==> flow/design.v <==
module reflex_core (
    input wire clk,                   
    input wire rst_n,                 
    input wire signed [15:0] z_pos,   
    input wire signed [15:0] z_vel,   
    input wire signed [15:0] kp_gain,
    input wire signed [15:0] kd_gain,
    input wire signed [15:0] vel_threshold,  
    output reg signed [15:0] u_out,   
    output reg guardian_active        
);
    reg signed [31:0] p_term;
    reg signed [31:0] d_term;
    reg signed [31:0] raw_sum;
    localparam signed [15:0] MAX_OUT = 16'd2000;   
    localparam signed [15:0] MIN_OUT = -16'd2000;  
    always @(posedge clk or negedge rst_n) begin
        if (!rst_n) begin
            u_out <= 16'd0;
            guardian_active <= 1'b0;
            p_term <= 32'd0;
            d_term <= 32'd0;
        end else begin
            if (($signed(z_vel) > $signed(vel_threshold)) || 
                ($signed(z_vel) < -$signed(vel_threshold))) begin
                guardian_active <= 1'b1;
                d_term <= z_vel * (kd_gain <<< 1); 
            end else begin
                guardian_active <= 1'b0;
                d_term <= z_vel * kd_gain;
            end
            p_term <= z_pos * kp_gain;  
            raw_sum = -(p_term + d_term); 
            if (raw_sum > MAX_OUT) 
                u_out <= MAX_OUT;
            else if (raw_sum < MIN_OUT) 
                u_out <= MIN_OUT;
            else
                u_out <= raw_sum[15:0];  
        end
    end
endmodule
### Reports on reflex_core

The steps from the RTL of reflex_core to its reports follow in flow order.
Lines are those of the file above, counted from 1.
Library cell names are shortened.
Not given: -

| set-up | value |
|---|---|
| design top | reflex_core |
| clock | clk |
| standard-cell library | sky130hd |
| corner | tt_025C_1v80 |

### After elaboration

Yosys after proc, flatten, opt, wreduce and memory -nomap, before mapping. Enables and synchronous resets that opt folds into registers are not counted as muxes. Memory bits, and registers merged into a memory's read port (data or address), are not among the register bits. Print and check cells are not counted.

| storage and ports | value |
|---|---|
| register bits after elaboration | 81 |
| output and inout port bits | 17 |
| word-level cells | 19 |

| cells by class | value |
|---|---|
| add/sub/neg operators | 3 |
| multipliers | 3 |
| magnitude comparators | 4 |
| mux-type cells | 4 |
| reductions and logical operators | 1 |

Operators with widths:

| operator | count |
|---|---|
| 16-bit by 16-bit multiplier with 32-bit output | 2 |
| 16-bit by 16-bit multiplier with 31-bit output | 1 |
| 32-bit by 12-bit > comparator with 1-bit output (second input constant) | 1 |
| 32-bit by 12-bit < comparator with 1-bit output (second input constant) | 1 |
| 32-bit adder | 1 |
| 32-bit negation | 1 |
| 32-bit two-way mux | 1 |
| 16-bit two-way mux | 2 |
| 16-bit > comparator | 1 |
| 16-bit < comparator | 1 |
| 16-bit negation | 1 |
| 1-bit logical OR | 1 |
| 1-bit two-way mux | 1 |

### Longest topological paths

Depth = most cells in a row (Yosys ltp): at word level without a register or memory, in the mapped netlist without a sequential cell, where the memories' decode and read muxes count.

| logic depth | value |
|---|---|
| word-level depth | 5 |
| ABC_AREA | 1 |
| mapped depth | 31 |
| mapped depth without buffers | 29 |

### After synthesis

Source: synth_stat.txt of the flow (Yosys; design flattened, memories mapped). It holds for the ABC_AREA given above (unset counts as 0); a run with the other value may have another netlist.
Totals and module areas in this step are rounded.

Cells by type:

| type | count |
|---|---|
| fa_1 | 525 |
| inv_1 | 1065 |
| nand2_1 | 984 |
| ha_1 | 257 |
| dfrtp_1 | 81 |
| xor2_1 | 68 |
| a21oi_1 | 95 |
| clkbuf_1 | 121 |
| nor2_1 | 119 |
| nand3_1 | 71 |
| xnor2_1 | 31 |
| o21ai_0 | 44 |
| nand4_1 | 30 |
| nor3_1 | 19 |
| nand2_2 | 14 |
| nor2_2 | 12 |
| a21o_1 | 9 |
| nand3_2 | 6 |

Other cell types: 25; their cells: 89.

| synthesis totals | value |
|---|---|
| cells in the netlist | 3640 |
| cell area after synthesis | 0.0274 mm² |
| flip-flops | 81 |

### Worst setup path after synthesis

OpenSTA on the mapped netlist: ideal clock, no wires. The path of least setup slack (recovery checks aside). Input and output delay are each 20% of the period. Register names are those of the netlist, which keeps one name where synthesis merged equal registers.

| timing after synthesis | value |
|---|---|
| path kind | input port to flip-flop |
| start point | input port z_vel[1] |
| end point | register d_term[28] |
| period | 8.0 ns |
| input delay | 1.600 ns |
| setup time | 0.065 ns |
| arrival time | 7.053 ns |
| slack | 0.882 ns |
| path delay | 5.518 ns |
| driving pins on the path | 24 |
| buffers on the path | 3 |
| synthesis period reached | 7.118 ns |

"path delay" = arrival - input delay + setup time.
"driving pins on the path" counts driving pins, that of a launching flip-flop among them; a cell with two outputs on the path counts twice.
"synthesis period reached" = period - worst setup slack (recovery checks aside). The figure is calculated, with input and output delays left at 20% of the set period.
Between the ends stands the longest chain of elaborated cells between them, by number of cells; it is not shown to be the way that was timed. Of several equally long chains one is given.
Each line given opens the expression or statement behind the cell; cells for indexed reads and writes are added by Yosys, which also makes memories of some case tables.
At most two assigning lines are given for a register; there are more.

| on the way, after synthesis | value |
|---|---|
| cells stage by stage | clkbuf_1 > clkbuf_1 > nand2_1 > fa_1 > fa_1 > inv_1 > fa_1 > fa_1 > fa_1 > inv_1 > fa_1 > inv_1 > ha_1 > clkbuf_1 > nand2_1 > nor3_1 > nand4_1 > nand3_1 > a21o_1 > nand3_1 > nand2_1 > xor2_1 > nand2_1 > nand2_1 |
| length of the longest elaborated chain | 3 |
| elaborated cells between the ends (all ways) | 6 |
| classes of those cells | mul: 2; compare: 2; mux: 1; reduce/logical: 1 |

Ends and longest elaborated chain, after synthesis:

| what | line | source |
|---|---|---|
| from (decl) | 5 | `input wire signed [15:0] z_vel,` |
| 16-bit > comparator | 24 | `if (($signed(z_vel) > $signed(vel_threshold)) \|\|` |
| 1-bit logical OR | 24 |  |
| 32-bit two-way mux | 24 |  |
| to (assign) | 27 | `d_term <= z_vel * (kd_gain <<< 1);` |
| to (assign) | 30 | `d_term <= z_vel * kd_gain;` |
| to (decl) | 13 | `reg signed [31:0] d_term;` |

### Timing after layout

Path of least setup slack in the final report of entry A (OpenROAD, finished layout, wires in). Where an end is a register, its clock arrival counts in the times.

| timing post-layout | value |
|---|---|
| path kind | input port to flip-flop |
| start point | input port kd_gain[2] |
| end point | register d_term[30] |
| period | 9.39 ns |
| input delay | 1.88 ns |
| setup time | 0.11 ns |
| arrival time | 8.67 ns |
| slack | 0.98 ns |
| driving pins on the path | 19 |
| buffers on the path | 1 |

Between the ends stands the longest chain of elaborated cells between them, by number of cells; it is not shown to be the way that was timed. Of several equally long chains one is given.
At most two assigning lines are given for a register; there are more.

| on the way, post-layout | value |
|---|---|
| cells stage by stage | clkdlybuf4s50_1 > nand2_1 > inv_1 > fa_1 > fa_1 > fa_1 > fa_1 > fa_1 > inv_1 > fa_1 > inv_1 > ha_1 > a21oi_1 > o21ai_0 > a211oi_1 > o221ai_1 > xor2_1 > nand2_1 > nand2_1 |
| length of the longest elaborated chain | 2 |
| elaborated cells between the ends (all ways) | 3 |
| classes of those cells | mul: 2; mux: 1 |

Ends and longest elaborated chain, post-layout:

| what | line | source |
|---|---|---|
| from (decl) | 7 | `input wire signed [15:0] kd_gain,` |
| 16-bit by 16-bit multiplier with 32-bit output | 30 | `d_term <= z_vel * kd_gain;` |
| 32-bit two-way mux | 24 | `if (($signed(z_vel) > $signed(vel_threshold)) \|\|` |
| to (assign) | 27 | `d_term <= z_vel * (kd_gain <<< 1);` |
| to (assign) | 30 |  |
| to (decl) | 13 | `reg signed [31:0] d_term;` |

FLOW RESULTS
============

Measured data: module reflex_core, platform sky130hd, 6 stored runs of the flow under differing settings, order arbitrary. Input and output delays are each 20% of the period that was set; the output load is 0.01 pF.
"period achieved" is the run's clock period less its worst setup slack. It is reckoned from that one timing run; input and output delays stay at 20% of the period that was set.
By "worst setup path time" is meant the share of the clock period that the worst setup path is allowed (20% is reserved at inputs, 20% at outputs), minus its slack. Clock arrival times at its registers enter into it.
Results are given in rounded form.
A setting shown as . is not set for that run.

| stored run | ABC_AREA | CAP_MARGIN | CELL_PAD_IN_SITES_DETAIL_PLACEMENT | CORE_UTILIZATION | CTS_CLUSTER_DIAMETER | MIN_ROUTING_LAYER | PLACE_DENSITY_LB_ADDON | period_ns | CORE_MARGIN | SLEW_MARGIN | CTS_CLUSTER_SIZE | GPL_TIMING_DRIVEN | MAX_ROUTING_LAYER | SETUP_SLACK_MARGIN | GPL_ROUTABILITY_DRIVEN | TNS_END_PERCENT | CELL_PAD_IN_SITES_GLOBAL_PLACEMENT | PLACE_DENSITY | HOLD_SLACK_MARGIN | synthesized cell area (mm²) | die area (mm²) | standard-cell area of the final layout (mm²) | post-layout utilization | setup slack of the worst path (ns) | total negative slack (ns) | final worst hold slack (ns) | period achieved (ns) | worst setup path time (ns) | worst setup path type |
|---|---|---|---|---|---|---|---|---|---|---|---|---|---|---|---|---|---|---|---|---|---|---|---|---|---|---|---|---|---|
| entry A | 1 | 15 | 0 | 24 | 45 | met2 | 0.1 | 9.39 | 2 | 20 | . | . | . | . | . | . | . | . | . | 0.0274 | 0.117 | 0.0306 | 0.269 | 0.982 | 0.000 | 0.737 | 8.408 | 6.53 | input port to flip-flop |
| entry B | 0 | 30 | 0 | 19 | . | . | . | 8.96 | 10 | 20 | 33 | 0 | met4 | 1.94 | . | . | . | . | . | 0.0259 | 0.151 | 0.0325 | 0.24 | 1.56 | 0.000 | 0.864 | 7.398 | 5.61 | input port to flip-flop |
| entry C | . | 20 | . | 40 | . | . | . | 8.0 | 2 | 20 | 21 | . | . | . | 0 | 20 | . | . | . | 0.0259 | 0.0667 | 0.0299 | 0.466 | 0.337 | 0.000 | 0.741 | 7.663 | 6.06 | input port to flip-flop |
| entry D | 1 | 20 | . | 19 | . | met1 | . | 8.0 | 2 | 20 | 21 | 0 | . | 0.71 | 1 | 50 | 2 | 0.64 | . | 0.0274 | 0.147 | 0.0316 | 0.22 | 0.901 | 0.000 | 0.851 | 7.099 | 5.50 | input port to flip-flop |
| entry E | . | 20 | . | 70 | 272 | . | 0.29 | 9.18 | 2 | 20 | 54 | 1 | met4 | 0.5 | . | 30 | . | . | . | 0.0259 | 0.0385 | 0.0278 | 0.76 | 0.725 | 0.000 | 0.740 | 8.455 | 6.62 | input port to flip-flop |
| entry F | 1 | 20 | . | 19 | 244 | met2 | . | 9.42 | 2 | 20 | 21 | 0 | . | 0.71 | 1 | 45 | 2 | 0.64 | 0.13 | 0.0274 | 0.147 | 0.0308 | 0.215 | 1.03 | 0.000 | 0.869 | 8.386 | 6.50 | input port to flip-flop |
